==> flow/design.v <==
module ALU(
    input [31:0] rs1,
    input [31:0] rs2,
    input [3:0]  ALUControl,
    output logic [31:0] rd
);
localparam ADD  = 4'b0000;
localparam SUB  = 4'b1000;
localparam SLL  = 4'b0001;
localparam SLT  = 4'b0010;
localparam SLTU = 4'b0011;
localparam XOR  = 4'b0100;
localparam SRL  = 4'b0101;
localparam SRA  = 4'b1101;
localparam OR   = 4'b0110;
localparam AND  = 4'b0111;
always_comb begin
    unique case (ALUControl) 
        ADD: begin
            rd = rs1 + rs2;
        end
        SUB: begin
            rd = rs1 - rs2;
        end
        SLL: begin
            rd = $unsigned(rs1) << rs2[4:0];
        end
        SLT: begin
            rd = $signed(rs1) < $signed(rs2) ? 1 : 0;
        end
        SLTU: begin
            rd = $unsigned(rs1) < $unsigned(rs2) ? 1 : 0;
        end
        XOR: begin
            rd = rs1 ^ rs2;
        end
        SRL: begin
            rd = $unsigned(rs1) >> rs2[4:0];
        end
        SRA: begin
            rd = $signed(rs1) >>> rs2[4:0];
        end
        OR: begin
            rd = rs1 | rs2;
        end
        AND: begin
            rd = rs1 & rs2;
        end
        default: begin
            rd = 32'b0;
        end
    endcase
end
endmodule
module ALU_Control_Unit(
    input [1:0] ALUOp,
    input [6:0] funct7,
    input [2:0] funct3,
    output logic [3:0] ALUControl
);
localparam ADD  = 4'b0000;
localparam SUB  = 4'b1000;
localparam SLL  = 4'b0001;
localparam SLT  = 4'b0010;
localparam SLTU = 4'b0011;
localparam XOR  = 4'b0100;
localparam SRL  = 4'b0101;
localparam SRA  = 4'b1101;
localparam OR   = 4'b0110;
localparam AND  = 4'b0111;
always_comb begin
    unique case (ALUOp) 
        2'b00: begin
            ALUControl = ADD;
        end
        2'b01: begin
            ALUControl = SUB;
        end
        2'b10: begin
            ALUControl = {funct7[5], funct3};
        end
        2'b11: begin
            if (funct3 == 3'b101) begin         
                ALUControl = {funct7[5], funct3};
            end
            else begin
                ALUControl = {1'b0, funct3};
            end
        end
        default: begin
            ALUControl = ADD;
        end
    endcase
end
endmodule
module Control_Unit(
    input  logic [6:0]  opcode,
    output logic [1:0]  ALUOp,       
    output logic [1:0]  ALUSrcA,     
    output logic        ALUSrcB,            
    output logic        Branch,
    output logic        Jal,
    output logic        Jalr,
    output logic        MemWrite,
    output logic        MemRead,
    output logic [1:0]  ResultSrc,    
    output logic        RegWrite,
    output logic        FALUEnable          
);
always_comb begin
    ALUOp = 2'b00;
    ALUSrcA = 2'b00;
    ALUSrcB = 1'b0;
    Branch = 1'b0;
    Jal = 1'b0;
    Jalr = 1'b0;
    MemWrite = 1'b0;
    MemRead = 1'b0;
    ResultSrc = 2'b00;
    RegWrite = 1'b0;
    FALUEnable = 1'b0;
    case (opcode)
        7'b0110011: begin
            ALUOp = 2'b10;
            RegWrite = 1'b1;
        end
        7'b0000011: begin
            ALUSrcB = 1'b1;
            MemRead = 1'b1;
            ResultSrc = 2'b01;
            RegWrite = 1'b1;
        end
        7'b0010011: begin
            ALUOp = 2'b11;
            ALUSrcB = 1'b1;
            RegWrite = 1'b1;
        end
        7'b1100111: begin
            ALUSrcB = 1'b1;
            Jalr = 1'b1;
            ResultSrc = 2'b10;
            RegWrite = 1'b1;
        end
        7'b0100011: begin
            ALUSrcB = 1'b1;
            MemWrite = 1'b1;
        end
        7'b1100011: begin
            ALUOp = 2'b01;
            Branch = 1'b1;
        end
        7'b0010111: begin
            ALUSrcA = 2'b01;
            ALUSrcB = 1'b1;
            RegWrite = 1'b1;
        end
        7'b0110111: begin
            ALUSrcA = 2'b10;
            ALUSrcB = 1'b1;
            RegWrite = 1'b1;
        end
        7'b1101111: begin
            Jal = 1'b1;
            ResultSrc = 2'b10;
            RegWrite = 1'b1;
        end
    endcase
end
endmodule
module EX_MEM_Reg(
    input clk,
    input rst,
    input [31:0] EX_pc4,
    input [31:0] EX_alu_result,
    input [31:0] EX_rs2_data,
    input [4:0]  EX_rd,
    input [2:0]  EX_funct3,
    input        EX_MemWrite,
    input        EX_MemRead,
    input        EX_RegWrite,
    input [1:0]  EX_ResultSrc,
    output logic [31:0] MEM_pc4,
    output logic [31:0] MEM_alu_result,
    output logic [31:0] MEM_rs2_data,
    output logic [4:0]  MEM_rd,
    output logic [2:0]  MEM_funct3,
    output logic        MEM_MemWrite,
    output logic        MEM_MemRead,
    output logic        MEM_RegWrite,
    output logic [1:0]  MEM_ResultSrc
);
always_ff @(posedge clk or posedge rst) begin
    if (rst) begin
        MEM_pc4         <= 32'b0;
        MEM_alu_result  <= 32'b0;
        MEM_rs2_data    <= 32'b0;
        MEM_rd          <= 5'b0;
        MEM_funct3      <= 3'b0;
        MEM_MemWrite    <= 1'b0;
        MEM_MemRead     <= 1'b0;
        MEM_RegWrite    <= 1'b0;
        MEM_ResultSrc   <= 2'b0;
    end
    else begin
        MEM_pc4         <= EX_pc4;
        MEM_alu_result  <= EX_alu_result;
        MEM_rs2_data    <= EX_rs2_data;
        MEM_rd          <= EX_rd;
        MEM_funct3      <= EX_funct3;
        MEM_MemWrite    <= EX_MemWrite;
        MEM_MemRead     <= EX_MemRead;
        MEM_RegWrite    <= EX_RegWrite;
        MEM_ResultSrc   <= EX_ResultSrc;
    end
end
endmodule
module Forwarding_Unit(
    input [4:0] EX_rs1,
    input [4:0] EX_rs2,
    input [4:0] MEM_rd,
    input       MEM_RegWrite,
    input [4:0] WB_rd,
    input       WB_RegWrite,
    output logic [1:0] ForwardA,
    output logic [1:0] ForwardB
);
always_comb begin
    ForwardA = 2'b00;
    if (MEM_RegWrite && (MEM_rd != 5'b0) && (MEM_rd == EX_rs1)) begin
        ForwardA = 2'b01;
    end
    else if (WB_RegWrite && (WB_rd != 5'b0) && (WB_rd == EX_rs1)) begin
        ForwardA = 2'b10;
    end 
end
always_comb begin
    ForwardB = 2'b00;
    if (MEM_RegWrite && (MEM_rd != 5'b0) && (MEM_rd == EX_rs2)) begin
        ForwardB = 2'b01;
    end
    else if (WB_RegWrite && (WB_rd != 5'b0) && (WB_rd == EX_rs2)) begin
        ForwardB = 2'b10;
    end 
end
endmodule
module Hazard_Detection_Unit(
    input [4:0] ID_rs1,
    input [4:0] ID_rs2,
    input [4:0] EX_rd,
    input       EX_MemRead,
    input ID_Branch,
    input ID_take_branch,
    input ID_Jal,
    input ID_Jalr,
    input ID_Branch_Stall,
    output logic Stall,
    output logic IF_ID_flush,
    output logic ID_EX_flush
);
logic load_use_hazard;
always_comb begin
    load_use_hazard = 1'b0;
    if (EX_MemRead) begin
        if ((EX_rd == ID_rs1) || (EX_rd == ID_rs2)) begin
            if (EX_rd != 5'b0) begin
                load_use_hazard = 1'b1;
            end
        end
    end
end
logic control_hazard;
logic branch_hazard;     
logic jump_hazard;       
always_comb begin
    branch_hazard = 1'b0;
    jump_hazard = 1'b0;
    if (ID_Branch && ID_take_branch) begin
        branch_hazard = 1'b1;
    end
    if (ID_Jal || ID_Jalr) begin
        jump_hazard = 1'b1;
    end
    control_hazard = (branch_hazard || jump_hazard) && !Stall;
end
assign Stall = ID_Branch_Stall || load_use_hazard;
always_comb begin
    IF_ID_flush = 1'b0;
    if (control_hazard) begin
        IF_ID_flush = 1'b1;
    end
end
always_comb begin
    ID_EX_flush = 1'b0;
    if (Stall) begin
        ID_EX_flush = 1'b1;
    end
    if (branch_hazard && control_hazard) begin
        ID_EX_flush = 1'b1;
    end
end
endmodule
module ID_EX_Reg(
    input clk,
    input rst,
    input flush,
    input [31:0] ID_PC,
    input [31:0] ID_pc4,
    input [31:0] ID_rs1_data,
    input [31:0] ID_rs2_data,
    input [31:0] ID_imm,
    input [4:0] ID_rs1,
    input [4:0] ID_rs2,
    input [4:0] ID_rd,
    input [2:0] ID_funct3,
    input [3:0] ID_ALUControl,
    input [1:0] ID_ALUSrcA,
    input       ID_ALUSrcB,
    input       ID_MemWrite,
    input       ID_MemRead,
    input       ID_RegWrite,
    input [1:0] ID_ResultSrc,
    output logic [31:0] EX_PC,
    output logic [31:0] EX_pc4,
    output logic [31:0] EX_rs1_data,
    output logic [31:0] EX_rs2_data,
    output logic [31:0] EX_imm,
    output logic [4:0] EX_rs1,
    output logic [4:0] EX_rs2,
    output logic [4:0] EX_rd,
    output logic [2:0] EX_funct3,
    output logic [3:0] EX_ALUControl,
    output logic [1:0] EX_ALUSrcA,
    output logic       EX_ALUSrcB,
    output logic       EX_MemWrite,
    output logic       EX_MemRead,
    output logic       EX_RegWrite,
    output logic [1:0] EX_ResultSrc
);
always_ff @(posedge clk or posedge rst) begin
    if (rst) begin
        EX_PC       <= 32'b0;
        EX_pc4      <= 32'b0;
        EX_rs1_data <= 32'b0;
        EX_rs2_data <= 32'b0;
        EX_imm      <= 32'b0;
        EX_rs1      <= 5'b0;
        EX_rs2      <= 5'b0;
        EX_rd       <= 5'b0;
        EX_funct3   <= 3'b0;
        EX_ALUControl <= 4'b0;
        EX_ALUSrcA  <= 2'b0;
        EX_ALUSrcB  <= 1'b0;
        EX_MemWrite <= 1'b0;
        EX_MemRead  <= 1'b0;
        EX_RegWrite <= 1'b0;
        EX_ResultSrc <= 2'b0;
    end
    else if (flush) begin
        EX_PC       <= 32'b0;
        EX_pc4      <= 32'b0;
        EX_rs1_data <= 32'b0;
        EX_rs2_data <= 32'b0;
        EX_imm      <= 32'b0;
        EX_rs1      <= 5'b0;
        EX_rs2      <= 5'b0;
        EX_rd       <= 5'b0;
        EX_funct3   <= 3'b0;
        EX_ALUControl <= 4'b0;
        EX_ALUSrcA  <= 2'b0;
        EX_ALUSrcB  <= 1'b0;
        EX_MemWrite <= 1'b0;
        EX_MemRead  <= 1'b0;
        EX_RegWrite <= 1'b0;
        EX_ResultSrc <= 2'b0;
    end
    else begin
        EX_PC       <= ID_PC;
        EX_pc4      <= ID_pc4;
        EX_rs1_data <= ID_rs1_data;
        EX_rs2_data <= ID_rs2_data;
        EX_imm      <= ID_imm;
        EX_rs1      <= ID_rs1;
        EX_rs2      <= ID_rs2;
        EX_rd       <= ID_rd;
        EX_funct3   <= ID_funct3;
        EX_ALUControl <= ID_ALUControl;
        EX_ALUSrcA  <= ID_ALUSrcA;
        EX_ALUSrcB  <= ID_ALUSrcB;
        EX_MemWrite <= ID_MemWrite;
        EX_MemRead  <= ID_MemRead;
        EX_RegWrite <= ID_RegWrite;
        EX_ResultSrc <= ID_ResultSrc;
    end
end
endmodule
module ID_Forwarding_Unit(
    input [4:0] ID_rs1,
    input [4:0] ID_rs2,
    input       ID_Branch,       
    input       ID_Jalr,
    input [4:0] EX_rd,
    input       EX_RegWrite,
    input       EX_MemRead,
    input [4:0] MEM_rd,
    input       MEM_RegWrite,
    input       MEM_MemRead,
    input [4:0] WB_rd,
    input       WB_RegWrite,
    output logic [1:0] ID_ForwardA,
    output logic [1:0] ID_ForwardB,
    output logic ID_Branch_Stall
);
logic need_forwarding;
assign need_forwarding = ID_Branch || ID_Jalr;
always_comb begin
    ID_ForwardA = 2'b00;
    if (need_forwarding) begin
        if (MEM_RegWrite && (MEM_rd != 5'b0) && (MEM_rd == ID_rs1)) begin
            ID_ForwardA = 2'b01;
        end
        else if (WB_RegWrite && (WB_rd != 5'b0) && (WB_rd == ID_rs1)) begin
            ID_ForwardA = 2'b10;
        end
    end
end
always_comb begin
    ID_ForwardB = 2'b00;
    if (need_forwarding) begin
        if (MEM_RegWrite && (MEM_rd != 5'b0) && (MEM_rd == ID_rs2)) begin
            ID_ForwardB = 2'b01;
        end
        else if (WB_RegWrite && (WB_rd != 5'b0) && (WB_rd == ID_rs2)) begin
            ID_ForwardB = 2'b10;
        end
    end
end
always_comb begin
    ID_Branch_Stall = 1'b0;
    if (need_forwarding) begin
        if (EX_RegWrite && (EX_rd != 5'b0)) begin
            if ((EX_rd == ID_rs1) || (EX_rd == ID_rs2)) begin
                ID_Branch_Stall = 1'b1;
            end
        end
        if (MEM_MemRead && MEM_RegWrite && (MEM_rd != 5'b0)) begin
            if ((MEM_rd == ID_rs1) || (MEM_rd == ID_rs2)) begin
                ID_Branch_Stall = 1'b1;
            end
        end
    end
end
endmodule
module IF_ID_Reg(
    input clk,
    input rst,
    input stall,
    input flush,
    input [31:0] IF_PC,
    input [31:0] IF_pc4,
    input [31:0] IF_instr,
    output logic [31:0] ID_PC,
    output logic [31:0] ID_pc4,
    output logic [31:0] ID_instr
);
always_ff @(posedge clk or posedge rst) begin
    if (rst) begin
        ID_PC       <= 32'b0;
        ID_pc4      <= 32'b0;
        ID_instr    <= 32'h00000013;  
    end
    else if (flush) begin
        ID_PC       <= 32'b0;
        ID_pc4      <= 32'b0;
        ID_instr    <= 32'h00000013;
    end
    else if (!stall) begin
        ID_PC       <= IF_PC;
        ID_pc4      <= IF_pc4;
        ID_instr    <= IF_instr;
    end
end
endmodule
module MEM_WB_Reg(
    input clk,
    input rst,
    input [31:0] MEM_pc4,
    input [31:0] MEM_alu_result,
    input [31:0] MEM_load_data,
    input [4:0]  MEM_rd,
    input        MEM_RegWrite,
    input [1:0]  MEM_ResultSrc,
    output logic [31:0] WB_pc4,
    output logic [31:0] WB_alu_result,
    output logic [31:0] WB_load_data,
    output logic [4:0]  WB_rd,
    output logic        WB_RegWrite,
    output logic [1:0]  WB_ResultSrc
);
always_ff @(posedge clk or posedge rst) begin
    if (rst) begin
        WB_pc4          <= 32'b0;
        WB_alu_result   <= 32'b0;
        WB_load_data    <= 32'b0;
        WB_rd           <= 5'b0;
        WB_RegWrite     <= 1'b0;
        WB_ResultSrc    <= 2'b0;
    end
    else begin
        WB_pc4          <= MEM_pc4;
        WB_alu_result   <= MEM_alu_result;
        WB_load_data    <= MEM_load_data;
        WB_rd           <= MEM_rd;
        WB_RegWrite     <= MEM_RegWrite;
        WB_ResultSrc    <= MEM_ResultSrc;
    end
end
endmodule
module branch_decision(
    input       Branch,
    input [2:0] funct3,
    input       eq,
    input       lt,
    input       ltu,
    output logic take_branch
);
localparam BEQ  = 3'b000;
localparam BNE  = 3'b001;
localparam BLT  = 3'b100;
localparam BGE  = 3'b101;
localparam BLTU = 3'b110;
localparam BGEU = 3'b111;
always_comb begin
    if (!Branch) begin
        take_branch = 1'b0;
    end
    else begin
        case (funct3)
            BEQ: begin
                take_branch = eq;
            end
            BNE: begin
                take_branch = ~eq;
            end
            BLT: begin
                take_branch = lt;
            end
            BGE: begin
                take_branch = ~lt;
            end
            BLTU: begin
                take_branch = ltu;
            end
            BGEU: begin
                take_branch = ~ltu;
            end
            default: begin
                take_branch = 1'b0;
            end
        endcase
    end
end
endmodule
module comparator(
    input [31:0] rs1,
    input [31:0] rs2,
    output logic eq,
    output logic lt,
    output logic ltu
);
assign eq = (rs1 == rs2);
assign lt = ($signed(rs1) < $signed(rs2));
assign ltu = (rs1 < rs2);
endmodule
module imm_gen(
    input  logic [31:0] instr,
    output logic [31:0] imm
);
logic [6:0] opcode;
assign opcode = instr[6:0];
always_comb begin
    case(opcode) 
        7'b0000011, 7'b0010011, 7'b1100111: begin
            imm = {{20{instr[31]}}, instr[31:20]};
        end
        7'b0100011: begin
            imm = {{20{instr[31]}}, instr[31:25], instr[11:7]};
        end
        7'b1100011: begin
            imm = {{19{instr[31]}}, instr[31], instr[7], instr[30:25], instr[11:8], 1'b0};
        end
        7'b0010111, 7'b0110111: begin
            imm = {instr[31:12], 12'b0};
        end
        7'b1101111: begin
            imm = {{11{instr[31]}}, instr[31], instr[19:12], instr[20], instr[30:21], 1'b0};
        end
        default: begin
            imm = 32'b0;
        end
    endcase
end
endmodule
module load_data(
    input        MemRead,
    input [31:0] dm_rdata,
    input [2:0]  funct3,
    input [31:0] alu_result,
    output logic [31:0] load_data_final
);
localparam LW  = 3'b010;
localparam LB  = 3'b000;
localparam LH  = 3'b001;
localparam LBU = 3'b100;
localparam LHU = 3'b101;
always_comb begin
    load_data_final = 32'b0;
    if (MemRead) begin
        load_data_final = dm_rdata;
        case (funct3)
            LW: begin
                load_data_final = dm_rdata;
            end
            LB: begin
                case (alu_result[1:0]) 
                    2'b00: load_data_final = {{24{dm_rdata[7]}}, dm_rdata[7:0]};
                    2'b01: load_data_final = {{24{dm_rdata[15]}}, dm_rdata[15:8]};
                    2'b10: load_data_final = {{24{dm_rdata[23]}}, dm_rdata[23:16]};
                    2'b11: load_data_final = {{24{dm_rdata[31]}}, dm_rdata[31:24]};
                endcase
            end
            LH: begin
                case (alu_result[1])
                    1'b0: load_data_final = {{16{dm_rdata[15]}}, dm_rdata[15:0]};
                    1'b1: load_data_final = {{16{dm_rdata[31]}}, dm_rdata[31:16]};
                endcase
            end
            LBU: begin
                case (alu_result[1:0])
                    2'b00: load_data_final = {24'b0, dm_rdata[7:0]};
                    2'b01: load_data_final = {24'b0, dm_rdata[15:8]};
                    2'b10: load_data_final = {24'b0, dm_rdata[23:16]};
                    2'b11: load_data_final = {24'b0, dm_rdata[31:24]};
                endcase
            end 
            LHU: begin
                case(alu_result[1])
                    1'b0: load_data_final = {16'b0, dm_rdata[15:0]};
                    1'b1: load_data_final = {16'b0, dm_rdata[31:16]};
                endcase
            end
        endcase
    end
end
endmodule
module pc_mux(
    input [1:0]  PCSel,
    input [31:0] pc4,
    input [31:0] pc_imm,
    input [31:0] ALU_Result,
    output logic [31:0] pc_next
);
always_comb begin
    case (PCSel)
        2'b00: begin
            pc_next = pc4;
        end
        2'b01: begin
            pc_next = pc_imm;
        end
        2'b10: begin
            pc_next = {ALU_Result[31:1], 1'b0};
        end
        default: begin
            pc_next = pc4;
        end
    endcase
end
endmodule
module pc_select(
    input Branch,
    input take_branch,
    input Jal,
    input Jalr,
    output logic [1:0] PCSel
);
always_comb begin
    if (Jalr) begin
        PCSel = 2'b10;
    end
    else if (Jal) begin
        PCSel = 2'b01;
    end
    else if (Branch && take_branch) begin
        PCSel = 2'b01;
    end
    else begin
        PCSel = 2'b00;
    end
end
endmodule
module regfile(
    input logic clk,
    input  logic [4:0]  rs1_addr,
    input  logic [4:0]  rs2_addr,
    output logic [31:0] rs1_data,
    output logic [31:0] rs2_data,
    input  logic        we,
    input  logic [4:0]  rd_addr,
    input  logic [31:0] rd_data
);
logic [31:0] regs [31:0];
assign rs1_data = (rs1_addr == 5'b0) ? 32'b0 :
                  (we && (rd_addr == rs1_addr)) ? rd_data : regs[rs1_addr];
assign rs2_data = (rs2_addr == 5'b0) ? 32'b0 :
                  (we && (rd_addr == rs2_addr)) ? rd_data : regs[rs2_addr];
always_ff @(posedge clk) begin
    if (we && (rd_addr != 5'b0)) begin
        regs[rd_addr] <= rd_data;
    end
end
endmodule
module store_data(
    input [2:0]  funct3,
    input        MemWrite,
    input [31:0] rs2_data,
    input [31:0] alu_result,
    output logic [3:0]  dm_web,
    output logic [31:0] dm_wdata
);
localparam SW = 3'b010;
localparam SB = 3'b000;
localparam SH = 3'b001;
always_comb begin
    dm_wdata = 32'b0;
    dm_web = 4'b1111;
    if (MemWrite) begin
        case(funct3)
            SB: begin
                dm_wdata = {4{rs2_data[7:0]}};
                case (alu_result[1:0]) 
                    2'b00: dm_web = 4'b1110;
                    2'b01: dm_web = 4'b1101;
                    2'b10: dm_web = 4'b1011;
                    2'b11: dm_web = 4'b0111;
                endcase
            end
            SH: begin
                dm_wdata = {2{rs2_data[15:0]}};
                case (alu_result[1:0]) 
                    2'b00: dm_web = 4'b1100;
                    2'b10: dm_web = 4'b0011;
                    default: dm_web = 4'b1111;
                endcase
            end
            SW: begin
                dm_wdata = rs2_data;
                dm_web = 4'b0;
            end
            default: begin
                dm_wdata = rs2_data;
                dm_web = 4'b1111;
            end
        endcase
    end
end
endmodule
module CPU(
    input logic clk,
    input logic rst,
    output logic [31:0] im_addr,
    input  logic [31:0] im_rdata,     
    output logic [31:0] dm_addr,
    output logic [31:0] dm_wdata,    
    output logic [3:0]  dm_web,       
    input  logic [31:0] dm_rdata      
);
logic [31:0] IF_PC;
logic [31:0] IF_pc4;
logic [31:0] IF_PC_next;
logic [31:0] IF_instr;
logic [31:0] ID_PC;
logic [31:0] ID_pc4;
logic [31:0] ID_instr;
logic IF_ID_stall;
logic IF_ID_flush;
logic [6:0] ID_opcode;
logic [4:0] ID_rd;
logic [2:0] ID_funct3;
logic [4:0] ID_rs1;
logic [4:0] ID_rs2;
logic [6:0] ID_funct7;
logic [31:0] ID_rs1_data;
logic [31:0] ID_rs2_data;
logic [31:0] ID_imm;
logic [1:0] ID_ALUOp;
logic [1:0] ID_ALUSrcA;
logic ID_ALUSrcB;
logic ID_Branch;
logic ID_Jal;
logic ID_Jalr;
logic ID_MemWrite;
logic ID_MemRead;
logic ID_RegWrite;
logic [1:0] ID_ResultSrc;
logic [3:0] ID_ALUControl;
logic [31:0] ID_pc_imm;
logic [31:0] ID_jalr_target;
logic ID_eq;
logic ID_lt;
logic ID_ltu;
logic ID_take_branch;
logic [1:0] ID_PCSel;
logic [1:0] ID_ForwardA;
logic [1:0] ID_ForwardB;
logic [31:0] ID_forward_rs1;
logic [31:0] ID_forward_rs2;
logic ID_Branch_Stall;
logic ID_EX_flush;
logic [31:0] EX_PC;
logic [31:0] EX_pc4;
logic [31:0] EX_rs1_data;
logic [31:0] EX_rs2_data;
logic [31:0] EX_imm;
logic [4:0] EX_rs1;
logic [4:0] EX_rs2;
logic [4:0] EX_rd;
logic [2:0] EX_funct3;
logic [3:0] EX_ALUControl;
logic [1:0] EX_ALUSrcA;
logic EX_ALUSrcB;
logic EX_MemWrite;
logic EX_MemRead;
logic EX_RegWrite;
logic [1:0] EX_ResultSrc;
logic [31:0] EX_alu_in1;
logic [31:0] EX_alu_in2;
logic [31:0] EX_alu_result;
logic [1:0] ForwardA;
logic [1:0] ForwardB;
logic [31:0] EX_forward_rs1;
logic [31:0] EX_forward_rs2;
logic [31:0] MEM_pc4;
logic [31:0] MEM_alu_result;
logic [31:0] MEM_rs2_data;
logic [4:0] MEM_rd;
logic [2:0] MEM_funct3;
logic MEM_MemWrite;
logic MEM_MemRead;
logic MEM_RegWrite;
logic [1:0] MEM_ResultSrc;
logic [31:0] MEM_load_data;
logic [31:0] MEM_fwd_data;
logic [31:0] WB_pc4;
logic [31:0] WB_alu_result;
logic [31:0] WB_load_data;
logic [4:0] WB_rd;
logic WB_RegWrite;
logic [1:0] WB_ResultSrc;
logic [31:0] WB_write_data;
assign im_addr = IF_PC;
assign IF_instr = im_rdata;
assign IF_pc4 = IF_PC + 32'd4;
pc_mux u_pc_mux(
    .PCSel(ID_PCSel),
    .pc4(IF_pc4),
    .pc_imm(ID_pc_imm),
    .ALU_Result(ID_jalr_target),
    .pc_next(IF_PC_next)
);
always_ff @(posedge clk or posedge rst) begin
    if (rst) begin
        IF_PC <= 32'b0;
    end
    else if (!IF_ID_stall) begin
        IF_PC <= IF_PC_next;
    end
end
Hazard_Detection_Unit u_hazard_detection(
    .ID_rs1(ID_rs1),
    .ID_rs2(ID_rs2),
    .EX_rd(EX_rd),
    .EX_MemRead(EX_MemRead),
    .ID_Branch(ID_Branch),
    .ID_take_branch(ID_take_branch),
    .ID_Jal(ID_Jal),
    .ID_Jalr(ID_Jalr),
    .ID_Branch_Stall(ID_Branch_Stall),
    .Stall(IF_ID_stall),
    .IF_ID_flush(IF_ID_flush),
    .ID_EX_flush(ID_EX_flush)
);
IF_ID_Reg u_IF_ID_Reg(
    .clk(clk),
    .rst(rst),
    .stall(IF_ID_stall),
    .flush(IF_ID_flush),
    .IF_PC(IF_PC),
    .IF_pc4(IF_pc4),
    .IF_instr(IF_instr),
    .ID_PC(ID_PC),
    .ID_pc4(ID_pc4),
    .ID_instr(ID_instr)
);
assign ID_opcode = ID_instr[6:0];
assign ID_rd = ID_instr[11:7];
assign ID_funct3 = ID_instr[14:12];
assign ID_rs1 = ID_instr[19:15];
assign ID_rs2 = ID_instr[24:20];
assign ID_funct7 = ID_instr[31:25];
regfile u_regfile(
    .clk(clk),
    .rs1_addr(ID_rs1),
    .rs2_addr(ID_rs2),
    .rs1_data(ID_rs1_data),
    .rs2_data(ID_rs2_data),
    .we(WB_RegWrite),
    .rd_addr(WB_rd),
    .rd_data(WB_write_data)
);
imm_gen u_imm(
    .instr(ID_instr),
    .imm(ID_imm)
);
assign ID_pc_imm = ID_PC + ID_imm;
assign ID_jalr_target = ID_forward_rs1 + ID_imm;
ID_Forwarding_Unit u_id_forwarding(
    .ID_rs1(ID_rs1),
    .ID_rs2(ID_rs2),
    .ID_Branch(ID_Branch),
    .ID_Jalr(ID_Jalr),
    .EX_rd(EX_rd),
    .EX_RegWrite(EX_RegWrite),
    .EX_MemRead(EX_MemRead),
    .MEM_rd(MEM_rd),
    .MEM_RegWrite(MEM_RegWrite),
    .MEM_MemRead(MEM_MemRead),
    .WB_rd(WB_rd),
    .WB_RegWrite(WB_RegWrite),
    .ID_ForwardA(ID_ForwardA),
    .ID_ForwardB(ID_ForwardB),
    .ID_Branch_Stall(ID_Branch_Stall)
);
always_comb begin
    case (ID_ForwardA)
        2'b00: ID_forward_rs1 = ID_rs1_data;
        2'b01: ID_forward_rs1 = MEM_fwd_data;
        2'b10: ID_forward_rs1 = WB_write_data;
        default: ID_forward_rs1 = ID_rs1_data;
    endcase
end
always_comb begin
    case (ID_ForwardB)
        2'b00: ID_forward_rs2 = ID_rs2_data;
        2'b01: ID_forward_rs2 = MEM_fwd_data;
        2'b10: ID_forward_rs2 = WB_write_data;
        default: ID_forward_rs2 = ID_rs2_data;
    endcase
end
Control_Unit u_ctrl(
    .opcode(ID_opcode),
    .ALUOp(ID_ALUOp),
    .ALUSrcA(ID_ALUSrcA),
    .ALUSrcB(ID_ALUSrcB),
    .Branch(ID_Branch),
    .Jal(ID_Jal),
    .Jalr(ID_Jalr),
    .MemWrite(ID_MemWrite),
    .MemRead(ID_MemRead),
    .ResultSrc(ID_ResultSrc),
    .RegWrite(ID_RegWrite),
    .FALUEnable()
);
ALU_Control_Unit u_aluctrl(
    .ALUOp(ID_ALUOp),
    .funct7(ID_funct7),
    .funct3(ID_funct3),
    .ALUControl(ID_ALUControl)
);
comparator u_com(
    .rs1(ID_forward_rs1),
    .rs2(ID_forward_rs2),
    .eq(ID_eq),
    .lt(ID_lt),
    .ltu(ID_ltu)
);
branch_decision u_br_dec(
    .Branch(ID_Branch),
    .funct3(ID_funct3),
    .eq(ID_eq),
    .lt(ID_lt),
    .ltu(ID_ltu),
    .take_branch(ID_take_branch)
);
pc_select u_pc_sel(
    .Branch(ID_Branch),
    .take_branch(ID_take_branch),
    .Jal(ID_Jal),
    .Jalr(ID_Jalr),
    .PCSel(ID_PCSel)
);
ID_EX_Reg u_ID_EX_Reg(
    .clk(clk),
    .rst(rst),
    .flush(ID_EX_flush),
    .ID_PC(ID_PC),
    .ID_pc4(ID_pc4),
    .ID_rs1_data(ID_rs1_data),
    .ID_rs2_data(ID_rs2_data),
    .ID_imm(ID_imm),
    .ID_rs1(ID_rs1),
    .ID_rs2(ID_rs2),
    .ID_rd(ID_rd),
    .ID_funct3(ID_funct3),
    .ID_ALUControl(ID_ALUControl),
    .ID_ALUSrcA(ID_ALUSrcA),
    .ID_ALUSrcB(ID_ALUSrcB),
    .ID_MemWrite(ID_MemWrite),
    .ID_MemRead(ID_MemRead),
    .ID_RegWrite(ID_RegWrite),
    .ID_ResultSrc(ID_ResultSrc),
    .EX_PC(EX_PC),
    .EX_pc4(EX_pc4),
    .EX_rs1_data(EX_rs1_data),
    .EX_rs2_data(EX_rs2_data),
    .EX_imm(EX_imm),
    .EX_rs1(EX_rs1),
    .EX_rs2(EX_rs2),
    .EX_rd(EX_rd),
    .EX_funct3(EX_funct3),
    .EX_ALUControl(EX_ALUControl),
    .EX_ALUSrcA(EX_ALUSrcA),
    .EX_ALUSrcB(EX_ALUSrcB),
    .EX_MemWrite(EX_MemWrite),
    .EX_MemRead(EX_MemRead),
    .EX_RegWrite(EX_RegWrite),
    .EX_ResultSrc(EX_ResultSrc)
);
Forwarding_Unit u_forwarding(
    .EX_rs1(EX_rs1),
    .EX_rs2(EX_rs2),
    .MEM_rd(MEM_rd),
    .MEM_RegWrite(MEM_RegWrite),
    .WB_rd(WB_rd),
    .WB_RegWrite(WB_RegWrite),
    .ForwardA(ForwardA),
    .ForwardB(ForwardB)
);
always_comb begin
    case (ForwardA)
        2'b00: EX_forward_rs1 = EX_rs1_data;
        2'b01: EX_forward_rs1 = MEM_fwd_data;
        2'b10: EX_forward_rs1 = WB_write_data;
        default: EX_forward_rs1 = EX_rs1_data;
    endcase
end
always_comb begin
    case (ForwardB)
        2'b00: EX_forward_rs2 = EX_rs2_data;
        2'b01: EX_forward_rs2 = MEM_fwd_data;
        2'b10: EX_forward_rs2 = WB_write_data;
        default: EX_forward_rs2 = EX_rs2_data;
    endcase
end
always_comb begin
    case (EX_ALUSrcA) 
        2'b00: EX_alu_in1 = EX_forward_rs1;
        2'b01: EX_alu_in1 = EX_PC;
        2'b10: EX_alu_in1 = 32'b0;
        default: EX_alu_in1 = EX_forward_rs1;
    endcase
end
assign EX_alu_in2 = (EX_ALUSrcB) ? EX_imm : EX_forward_rs2;
ALU u_alu(
    .rs1(EX_alu_in1),
    .rs2(EX_alu_in2),
    .ALUControl(EX_ALUControl),
    .rd(EX_alu_result)
);
EX_MEM_Reg u_EX_MEM_Reg(
    .clk(clk),
    .rst(rst),
    .EX_pc4(EX_pc4),
    .EX_alu_result(EX_alu_result),
    .EX_rs2_data(EX_forward_rs2),
    .EX_rd(EX_rd),
    .EX_funct3(EX_funct3),
    .EX_MemWrite(EX_MemWrite),
    .EX_MemRead(EX_MemRead),
    .EX_RegWrite(EX_RegWrite),
    .EX_ResultSrc(EX_ResultSrc),
    .MEM_pc4(MEM_pc4),
    .MEM_alu_result(MEM_alu_result),
    .MEM_rs2_data(MEM_rs2_data),
    .MEM_rd(MEM_rd),
    .MEM_funct3(MEM_funct3),
    .MEM_MemWrite(MEM_MemWrite),
    .MEM_MemRead(MEM_MemRead),
    .MEM_RegWrite(MEM_RegWrite),
    .MEM_ResultSrc(MEM_ResultSrc)
);
assign dm_addr = MEM_alu_result;
assign MEM_fwd_data = (MEM_ResultSrc == 2'b10) ? MEM_pc4 : MEM_alu_result;
store_data u_store_data(
    .funct3(MEM_funct3),
    .MemWrite(MEM_MemWrite),
    .rs2_data(MEM_rs2_data),
    .alu_result(MEM_alu_result),
    .dm_web(dm_web),
    .dm_wdata(dm_wdata)
);
load_data u_load_data(
    .MemRead(MEM_MemRead),
    .dm_rdata(dm_rdata),
    .funct3(MEM_funct3),
    .alu_result(MEM_alu_result),
    .load_data_final(MEM_load_data)
);
MEM_WB_Reg u_MEM_WB_Reg(
    .clk(clk),
    .rst(rst),
    .MEM_pc4(MEM_pc4),
    .MEM_alu_result(MEM_alu_result),
    .MEM_load_data(MEM_load_data),
    .MEM_rd(MEM_rd),
    .MEM_RegWrite(MEM_RegWrite),
    .MEM_ResultSrc(MEM_ResultSrc),
    .WB_pc4(WB_pc4),
    .WB_alu_result(WB_alu_result),
    .WB_load_data(WB_load_data),
    .WB_rd(WB_rd),
    .WB_RegWrite(WB_RegWrite),
    .WB_ResultSrc(WB_ResultSrc)
);
always_comb begin
    case (WB_ResultSrc)
        2'b00: WB_write_data = WB_alu_result;
        2'b01: WB_write_data = WB_load_data;
        2'b10: WB_write_data = WB_pc4;
        default: WB_write_data = 32'b0;
    endcase
end
endmodule
* From RTL to reports: CPU *
Tool output for the design above, in the order of the flow.
Line numbers count from 1 in the design file above.
Library cell names are shortened.
Not given: n/a

set-up
  top = CPU
  clock = clk
  library = sky130hd
  timing corner = tt_025C_1v80

* After elaboration *
Source: Yosys, flattened and elaborated, memories not mapped. Widths are those after wreduce. Registers that Yosys merges into a memory's read port (data or address) are not register bits. Print and check cells do not count.
Yosys's memory passes give these memory sizes; they may raise the number of words (mostly to a power of two), join words into wider ones and drop unused or constant bits.

word-level totals
  output and inout port bits = 100
  bits in registers = 531
  memory bits (writable) = 1024
  memories kept = 1

memories
  memory          depth  width  read ports  write ports  line  text
  u_regfile.regs  32     32     2           1            711   logic [31:0] regs [31:0];

operators by class
  eq/ne operators = 60
  reduce/logical cells = 41
  bitwise gates (word level) = 7
  shifts and indexed selects = 3
  mux-type cells = 94
  magnitude comparators = 4
  add/subtract/negate cells = 5

operators by type and width
  operator                                        number
  2-to-1 mux 32 bit                               20
  parallel mux 32 bit (select 2 bit)              9
  parallel mux 32 bit (select 4 bit)              3
  parallel mux 32 bit (select 10 bit)             1
  parallel mux 32 bit (select 5 bit)              1
  less-than comparator 32 bit                     4
  adder 32 bit                                    3
  parallel mux 32 bit (select 3 bit)              1
  == test 5 bit                                   10
  adder 32 x 3 -> 32 bit (second input constant)  1
  subtractor 32 bit                               1
  == test 32 bit                                  1
  bitwise AND 32 bit                              1
  bitwise OR 32 bit                               1
  bitwise XOR 32 bit                              1
  left shift 32 x 5 -> 32 bit                     1
  >> shifter 32 x 5 -> 32 bit                     1
  >>> shifter 32 x 5 -> 32 bit                    1
  parallel mux 4 bit (select 4 bit)               2
  2-to-1 mux 1 bit                                29
  2-to-1 mux 2 bit                                14
  == test 2 bit (second input constant)           12
  == test 7 x 6 -> 1 bit (second input constant)  3
  == test 7 bit (second input constant)           3
  2-to-1 mux 5 bit                                4
  logical AND 1 bit                               18
  == test 2 x 1 -> 1 bit (second input constant)  9
  == test 3 bit (second input constant)           6

Other operator kinds: 28; their cells: 53.

* Depth *
Longest topological path by Yosys (ltp), each cell counted once; first at word level (registers and memories cut), then after technology mapping (sequential cells cut; the memories' decode and read muxes count).

logic depth
  depth in word-level cells = 19
  ABC_AREA = 0
  gate-level depth with buffers = 31
  gate-level depth less buffers = 23

* Netlist *
The flow's flattened synthesis, as Yosys stat reports it; memories are mapped. The netlist is that of the ABC_AREA named above (0 if unset); the other value can give another one.
Totals and module areas in this step are rounded.

cells by type
  type      number  total area (um^2)
  edfxtp_1  1024    3.07E+04
  dfrtp_1   522     1.31E+04
  mux4_2    561     1.26E+04
  mux2i_1   312     3.12E+03
  ha_1      193     2.41E+03
  nand2_1   502     1.88E+03
  nor2_1    385     1.45E+03
  o21ai_0   257     1.29E+03
  clkbuf_1  320     1.2E+03
  a21oi_1   228     1.14E+03
  and2_1    170     1063.52
  mux2_2    91      1.02E+03
  a221oi_1  113     989.699
  xnor2_1   94      823.29
  o211ai_1  102     765.734
  o31ai_1   89      668.141
  a21o_1    84      630.605
  xor2_1    59      516.746

Not listed: further types 89, cells in them 1217.

mapped netlist
  mapped flip-flops = 1549
  cells in the netlist = 6323
  buffer cells = 484
  cell area after synthesis = 83000 um^2

The figures by module come from a second, unflattened synthesis with its own total; it is not the netlist above.

unflattened totals
  cell total of the unflattened synthesis = 6748
  area (unflattened synthesis) = 87000 um^2

Each row is one instance without its submodules.

by module
  module              area (um^2)  cells  times used
  regfile             48000        2481   1
  CPU                 9600         1376   1
  ALU                 8700         1268   1
  ID_EX_Reg           6400         402    1
  IF_ID_Reg           3900         311    1
  EX_MEM_Reg          2700         110    1
  MEM_WB_Reg          2600         105    1
  comparator          830          115    1
  load_data           790          120    1
  store_data          720          106    1
  pc_mux              640          113    1
  imm_gen             550          79     1
  ID_Forwarding_Unit  440          54     1
  Forwarding_Unit     260          34     1

Further modules, not shown: 5.

* Worst setup path after synthesis *
Path of least setup slack by OpenSTA after synthesis, without wires, with an ideal clock, recovery checks aside; 20% of the period is set as input and as output delay. Where synthesis merged equal registers, the netlist keeps one of their names.

path after synthesis
  path type = register to register
  start point = register u_IF_ID_Reg.ID_instr[15]
  end point = register IF_PC[30]
  setup slack = 2.137 ns
  required time = 8.365 ns
  library setup time = 0.135 ns
  clock period = 8.5 ns
  driving pins on the path = 24
  delay of the path = 6.363 ns
  launch time at the first pin = 0.000 ns
  buffers on the path = 5
  arrival = 6.228 ns
  period reached after synthesis = 6.363 ns

"delay of the path" is the arrival time less input delay plus setup time.
"driving pins on the path" counts driving pins, that of a launching flip-flop among them; a cell with two outputs on the path counts twice.
"period reached after synthesis" is the clock period less the worst setup slack; recovery checks do not enter. This is arithmetic on one report: input and output delays are still those of the set period (20% each).
The rows between start and end are the longest chain of elaborated cells between them; the timing report does not say that the signal goes this way. Where chains are equally long, one stands for them.
A line is the first line of the expression or statement that the cell stems from. Yosys adds cells for indexed reads and writes and turns some case tables into memories.
At most two assigning lines are given for a register; there are more.

on the way, after synthesis
  cells stage by stage = dfrtp_1 > buf_2 > buf_4 > buf_4 > clkbuf_1 > buf_1 > mux4_2 > mux4_2 > nand2_1 > o211ai_1 > o211ai_1 > a21oi_1 > fa_1 > a211oi_1 > o21ai_1 > a311o_1 > o21a_1 > o31a_1 > o41ai_1 > o21ai_0 > o41a_1 > a31oi_1 > xor2_1 > o211ai_1
  cells in the longest elaborated chain = 17

RTL lines, path after synthesis
  item                                line  text
  from (decl)                         463   output logic [31:0] ID_instr
  from (assign)                       469   ID_instr    <= 32'h00000013;
  from (assign)                       479   ID_instr    <= IF_instr;
  == test 5 bit                       421   else if (WB_RegWrite && (WB_rd != 5'b0) && (WB_rd == ID_rs1)) begin
  logical AND 1 bit                   421
  2-to-1 mux 2 bit                    421
  2-to-1 mux 2 bit                    418   if (MEM_RegWrite && (MEM_rd != 5'b0) && (MEM_rd == ID_rs1)) begin
  2-to-1 mux 2 bit                    417   if (need_forwarding) begin
  == test 2 bit                       944   case (ID_ForwardA)
  parallel mux 32 bit (select 2 bit)  944
  [... 3 more ...]                    n/a
  2-to-1 mux 1 bit                    533   if (!Branch) begin
  logical AND 1 bit                   693   else if (Branch && take_branch) begin
  2-to-1 mux 1 bit                    693
  2-to-1 mux 2 bit                    690   else if (Jal) begin
  2-to-1 mux 2 bit                    687   if (Jalr) begin
  == test 2 bit                       663   case (PCSel)
  parallel mux 32 bit (select 2 bit)  663
  to (assign)                         872   IF_PC <= 32'b0;
  to (assign)                         875   IF_PC <= IF_PC_next;
  to (decl)                           777   logic [31:0] IF_PC;

* Worst path after layout *
From the final timing report of job 2: the path of least setup slack in the routed layout; clock arrival at registers is part of the times.

path post-layout
  path type = register to register
  start point = register u_IF_ID_Reg.ID_instr[18]
  end point = register IF_PC[11]
  driving pins on the path = 20
  library setup time = 0.15 ns
  launch time at the first pin = 0.88 ns
  buffers on the path = 2
  setup slack = 1.74 ns
  clock period = 8.5 ns
  required time = 9.21 ns
  arrival = 7.47 ns

The rows between start and end are the longest chain of elaborated cells between them; the timing report does not say that the signal goes this way. Where chains are equally long, one stands for them.
At most two assigning lines are given for a register; there are more.

on the way, post-layout
  cells stage by stage = dfrtp_4 > nor2b_4 > buf_12 > a221oi_1 > o211ai_1 > o211ai_1 > a21oi_2 > ha_1 > nor2b_1 > o211ai_1 > a21o_1 > a211oi_2 > o2111ai_2 > a21oi_1 > o21ai_0 > a31oi_4 > or2_4 > buf_6 > nor3_1 > a2111oi_0
  cells in the longest elaborated chain = 17

RTL lines, path post-layout
  item                                line  text
  from (decl)                         463   output logic [31:0] ID_instr
  from (assign)                       469   ID_instr    <= 32'h00000013;
  from (assign)                       479   ID_instr    <= IF_instr;
  == test 5 bit                       421   else if (WB_RegWrite && (WB_rd != 5'b0) && (WB_rd == ID_rs1)) begin
  logical AND 1 bit                   421
  2-to-1 mux 2 bit                    421
  2-to-1 mux 2 bit                    418   if (MEM_RegWrite && (MEM_rd != 5'b0) && (MEM_rd == ID_rs1)) begin
  2-to-1 mux 2 bit                    417   if (need_forwarding) begin
  == test 2 bit                       944   case (ID_ForwardA)
  parallel mux 32 bit (select 2 bit)  944
  [... 3 more ...]                    n/a
  2-to-1 mux 1 bit                    533   if (!Branch) begin
  logical AND 1 bit                   693   else if (Branch && take_branch) begin
  2-to-1 mux 1 bit                    693
  2-to-1 mux 2 bit                    690   else if (Jal) begin
  2-to-1 mux 2 bit                    687   if (Jalr) begin
  == test 2 bit                       663   case (PCSel)
  parallel mux 32 bit (select 2 bit)  663
  to (assign)                         872   IF_PC <= 32'b0;
  to (assign)                         875   IF_PC <= IF_PC_next;
  to (decl)                           777   logic [31:0] IF_PC;

Subject: flow runs of CPU

Hi,

Below are 4 stored runs of the flow (Yosys, OpenROAD; platform sky130hd) on CPU, each with its settings and what was measured, unordered. Constraints: input delay and output delay 20% of the set period each, output load 0.01 pF.
By "achieved clock period" is meant the clock period of the run minus its worst setup slack. This is arithmetic on one report: input and output delays are still those of the set period (20% each).
"worst setup path time" = time allowed to the worst setup path (clock period - input delay - output delay, where it has them) - its slack; a late launch clock adds to it, a late capture clock takes from it.
"power" is the tool's figure for a default switching activity; nothing was simulated.
Results are given in rounded form.

Job 1
==> flow/run.sh <==
#!/bin/bash
# the make line also repeats the synthesis and layout settings of config.mk as NAME=value (left out here)
make -C /OpenROAD-flow-scripts/flow DESIGN_CONFIG=/design/flow/config.mk WORK_HOME=/design/flow/orfs CLKGATE_MAP_FILE= finish
==> flow/config.mk <==
export PLATFORM = sky130hd
export DESIGN_NAME = CPU
export DESIGN_NICKNAME = CPU
export VERILOG_FILES = /design/flow/design.v
export SDC_FILE = /design/flow/constraint.sdc
export NUM_CORES = 4
export LEC_CHECK = 0
export CAP_MARGIN = 20
export CELL_PAD_IN_SITES_DETAIL_PLACEMENT = 1
export CORE_ASPECT_RATIO = 0.95
export CORE_MARGIN = 8
export CORE_UTILIZATION = 40
export CTS_CLUSTER_DIAMETER = 323
export CTS_CLUSTER_SIZE = 73
export GPL_ROUTABILITY_DRIVEN = 0
export GPL_TIMING_DRIVEN = 0
export HOLD_SLACK_MARGIN = 0.25
export MIN_ROUTING_LAYER = met2
export PLACE_DENSITY_LB_ADDON = 0.13
export SETUP_SLACK_MARGIN = -0.32
export SLEW_MARGIN = 15
export TNS_END_PERCENT = 25
==> flow/constraint.sdc <==
create_clock -name core_clock -period 6.26 [get_ports {clk}]
set_input_delay 1.2520 -clock core_clock [delete_from_list [all_inputs] [get_ports {clk}]]
set_output_delay 1.2520 -clock core_clock [all_outputs]
set_load 0.01 [all_outputs]

==> results of job 1 <==
did not finish, routing stopped with GRT-0116

Job 2
==> flow/run.sh <==
#!/bin/bash
# the make line also repeats the synthesis and layout settings of config.mk as NAME=value (left out here)
make -C /OpenROAD-flow-scripts/flow DESIGN_CONFIG=/design/flow/config.mk WORK_HOME=/design/flow/orfs CLKGATE_MAP_FILE= finish
==> flow/config.mk <==
export PLATFORM = sky130hd
export DESIGN_NAME = CPU
export DESIGN_NICKNAME = CPU
export VERILOG_FILES = /design/flow/design.v
export SDC_FILE = /design/flow/constraint.sdc
export NUM_CORES = 4
export LEC_CHECK = 0
export CAP_MARGIN = 20
export CORE_MARGIN = 2
export CORE_UTILIZATION = 40
export SETUP_SLACK_MARGIN = 1.59
export SLEW_MARGIN = 20
export TNS_END_PERCENT = 80
==> flow/constraint.sdc <==
create_clock -name core_clock -period 8.5 [get_ports {clk}]
set_input_delay 1.7000 -clock core_clock [delete_from_list [all_inputs] [get_ports {clk}]]
set_output_delay 1.7000 -clock core_clock [all_outputs]
set_load 0.01 [all_outputs]

==> results of job 2 <==
chip area after synthesis (Yosys): 83000 um^2
die area: 210000 um^2
standard-cell area of the final layout: 95000 um^2
utilization: 0.46
worst setup slack after layout: 1.7 ns
total negative slack: 0.000 ns
worst hold slack: 0.32 ns
power: 24000 uW
achieved clock period: 6.764 ns
worst setup path time: 6.76 ns
worst setup path kind: register to register

Job 3
==> flow/run.sh <==
#!/bin/bash
# the make line also repeats the synthesis and layout settings of config.mk as NAME=value (left out here)
make -C /OpenROAD-flow-scripts/flow DESIGN_CONFIG=/design/flow/config.mk WORK_HOME=/design/flow/orfs CLKGATE_MAP_FILE= finish
==> flow/config.mk <==
export PLATFORM = sky130hd
export DESIGN_NAME = CPU
export DESIGN_NICKNAME = CPU
export VERILOG_FILES = /design/flow/design.v
export SDC_FILE = /design/flow/constraint.sdc
export NUM_CORES = 4
export LEC_CHECK = 0
export CAP_MARGIN = 20
export CELL_PAD_IN_SITES_DETAIL_PLACEMENT = 1
export CORE_MARGIN = 2
export CORE_UTILIZATION = 40
export CTS_CLUSTER_DIAMETER = 323
export HOLD_SLACK_MARGIN = 0.25
export MIN_ROUTING_LAYER = met2
export PLACE_DENSITY_LB_ADDON = 0.13
export SETUP_SLACK_MARGIN = 0.69
export SLEW_MARGIN = 20
==> flow/constraint.sdc <==
create_clock -name core_clock -period 4.71 [get_ports {clk}]
set_input_delay 0.9420 -clock core_clock [delete_from_list [all_inputs] [get_ports {clk}]]
set_output_delay 0.9420 -clock core_clock [all_outputs]
set_load 0.01 [all_outputs]

==> results of job 3 <==
chip area after synthesis (Yosys): 83000 um^2
die area: 210000 um^2
standard-cell area of the final layout: 110000 um^2
utilization: 0.54
worst setup slack after layout: -1.8 ns
total negative slack: -540 ns
worst hold slack: 0.35 ns
power: 51000 uW
achieved clock period: 6.472 ns
worst setup path time: 6.47 ns
worst setup path kind: register to register

Job 4
==> flow/run.sh <==
#!/bin/bash
# the make line also repeats the synthesis and layout settings of config.mk as NAME=value (left out here)
make -C /OpenROAD-flow-scripts/flow DESIGN_CONFIG=/design/flow/config.mk WORK_HOME=/design/flow/orfs CLKGATE_MAP_FILE= finish
==> flow/config.mk <==
export PLATFORM = sky130hd
export DESIGN_NAME = CPU
export DESIGN_NICKNAME = CPU
export VERILOG_FILES = /design/flow/design.v
export SDC_FILE = /design/flow/constraint.sdc
export NUM_CORES = 4
export LEC_CHECK = 0
export ABC_AREA = 0
export CAP_MARGIN = 20
export CELL_PAD_IN_SITES_GLOBAL_PLACEMENT = 0
export CORE_MARGIN = 7
export CORE_UTILIZATION = 39
export GPL_ROUTABILITY_DRIVEN = 0
export GPL_TIMING_DRIVEN = 0
export HOLD_SLACK_MARGIN = 0.28
export MAX_ROUTING_LAYER = met5
export PLACE_DENSITY_LB_ADDON = 0.0
export SETUP_SLACK_MARGIN = 2.2
export SLEW_MARGIN = 20
==> flow/constraint.sdc <==
create_clock -name core_clock -period 10.2 [get_ports {clk}]
set_input_delay 2.0400 -clock core_clock [delete_from_list [all_inputs] [get_ports {clk}]]
set_output_delay 2.0400 -clock core_clock [all_outputs]
set_load 0.01 [all_outputs]

==> results of job 4 <==
chip area after synthesis (Yosys): 83000 um^2
die area: 230000 um^2
standard-cell area of the final layout: 100000 um^2
utilization: 0.47
worst setup slack after layout: 2.0 ns
total negative slack: 0.000 ns
worst hold slack: 0.35 ns
power: 21000 uW
achieved clock period: 8.164 ns
worst setup path time: 8.16 ns
worst setup path kind: register to register

Regards
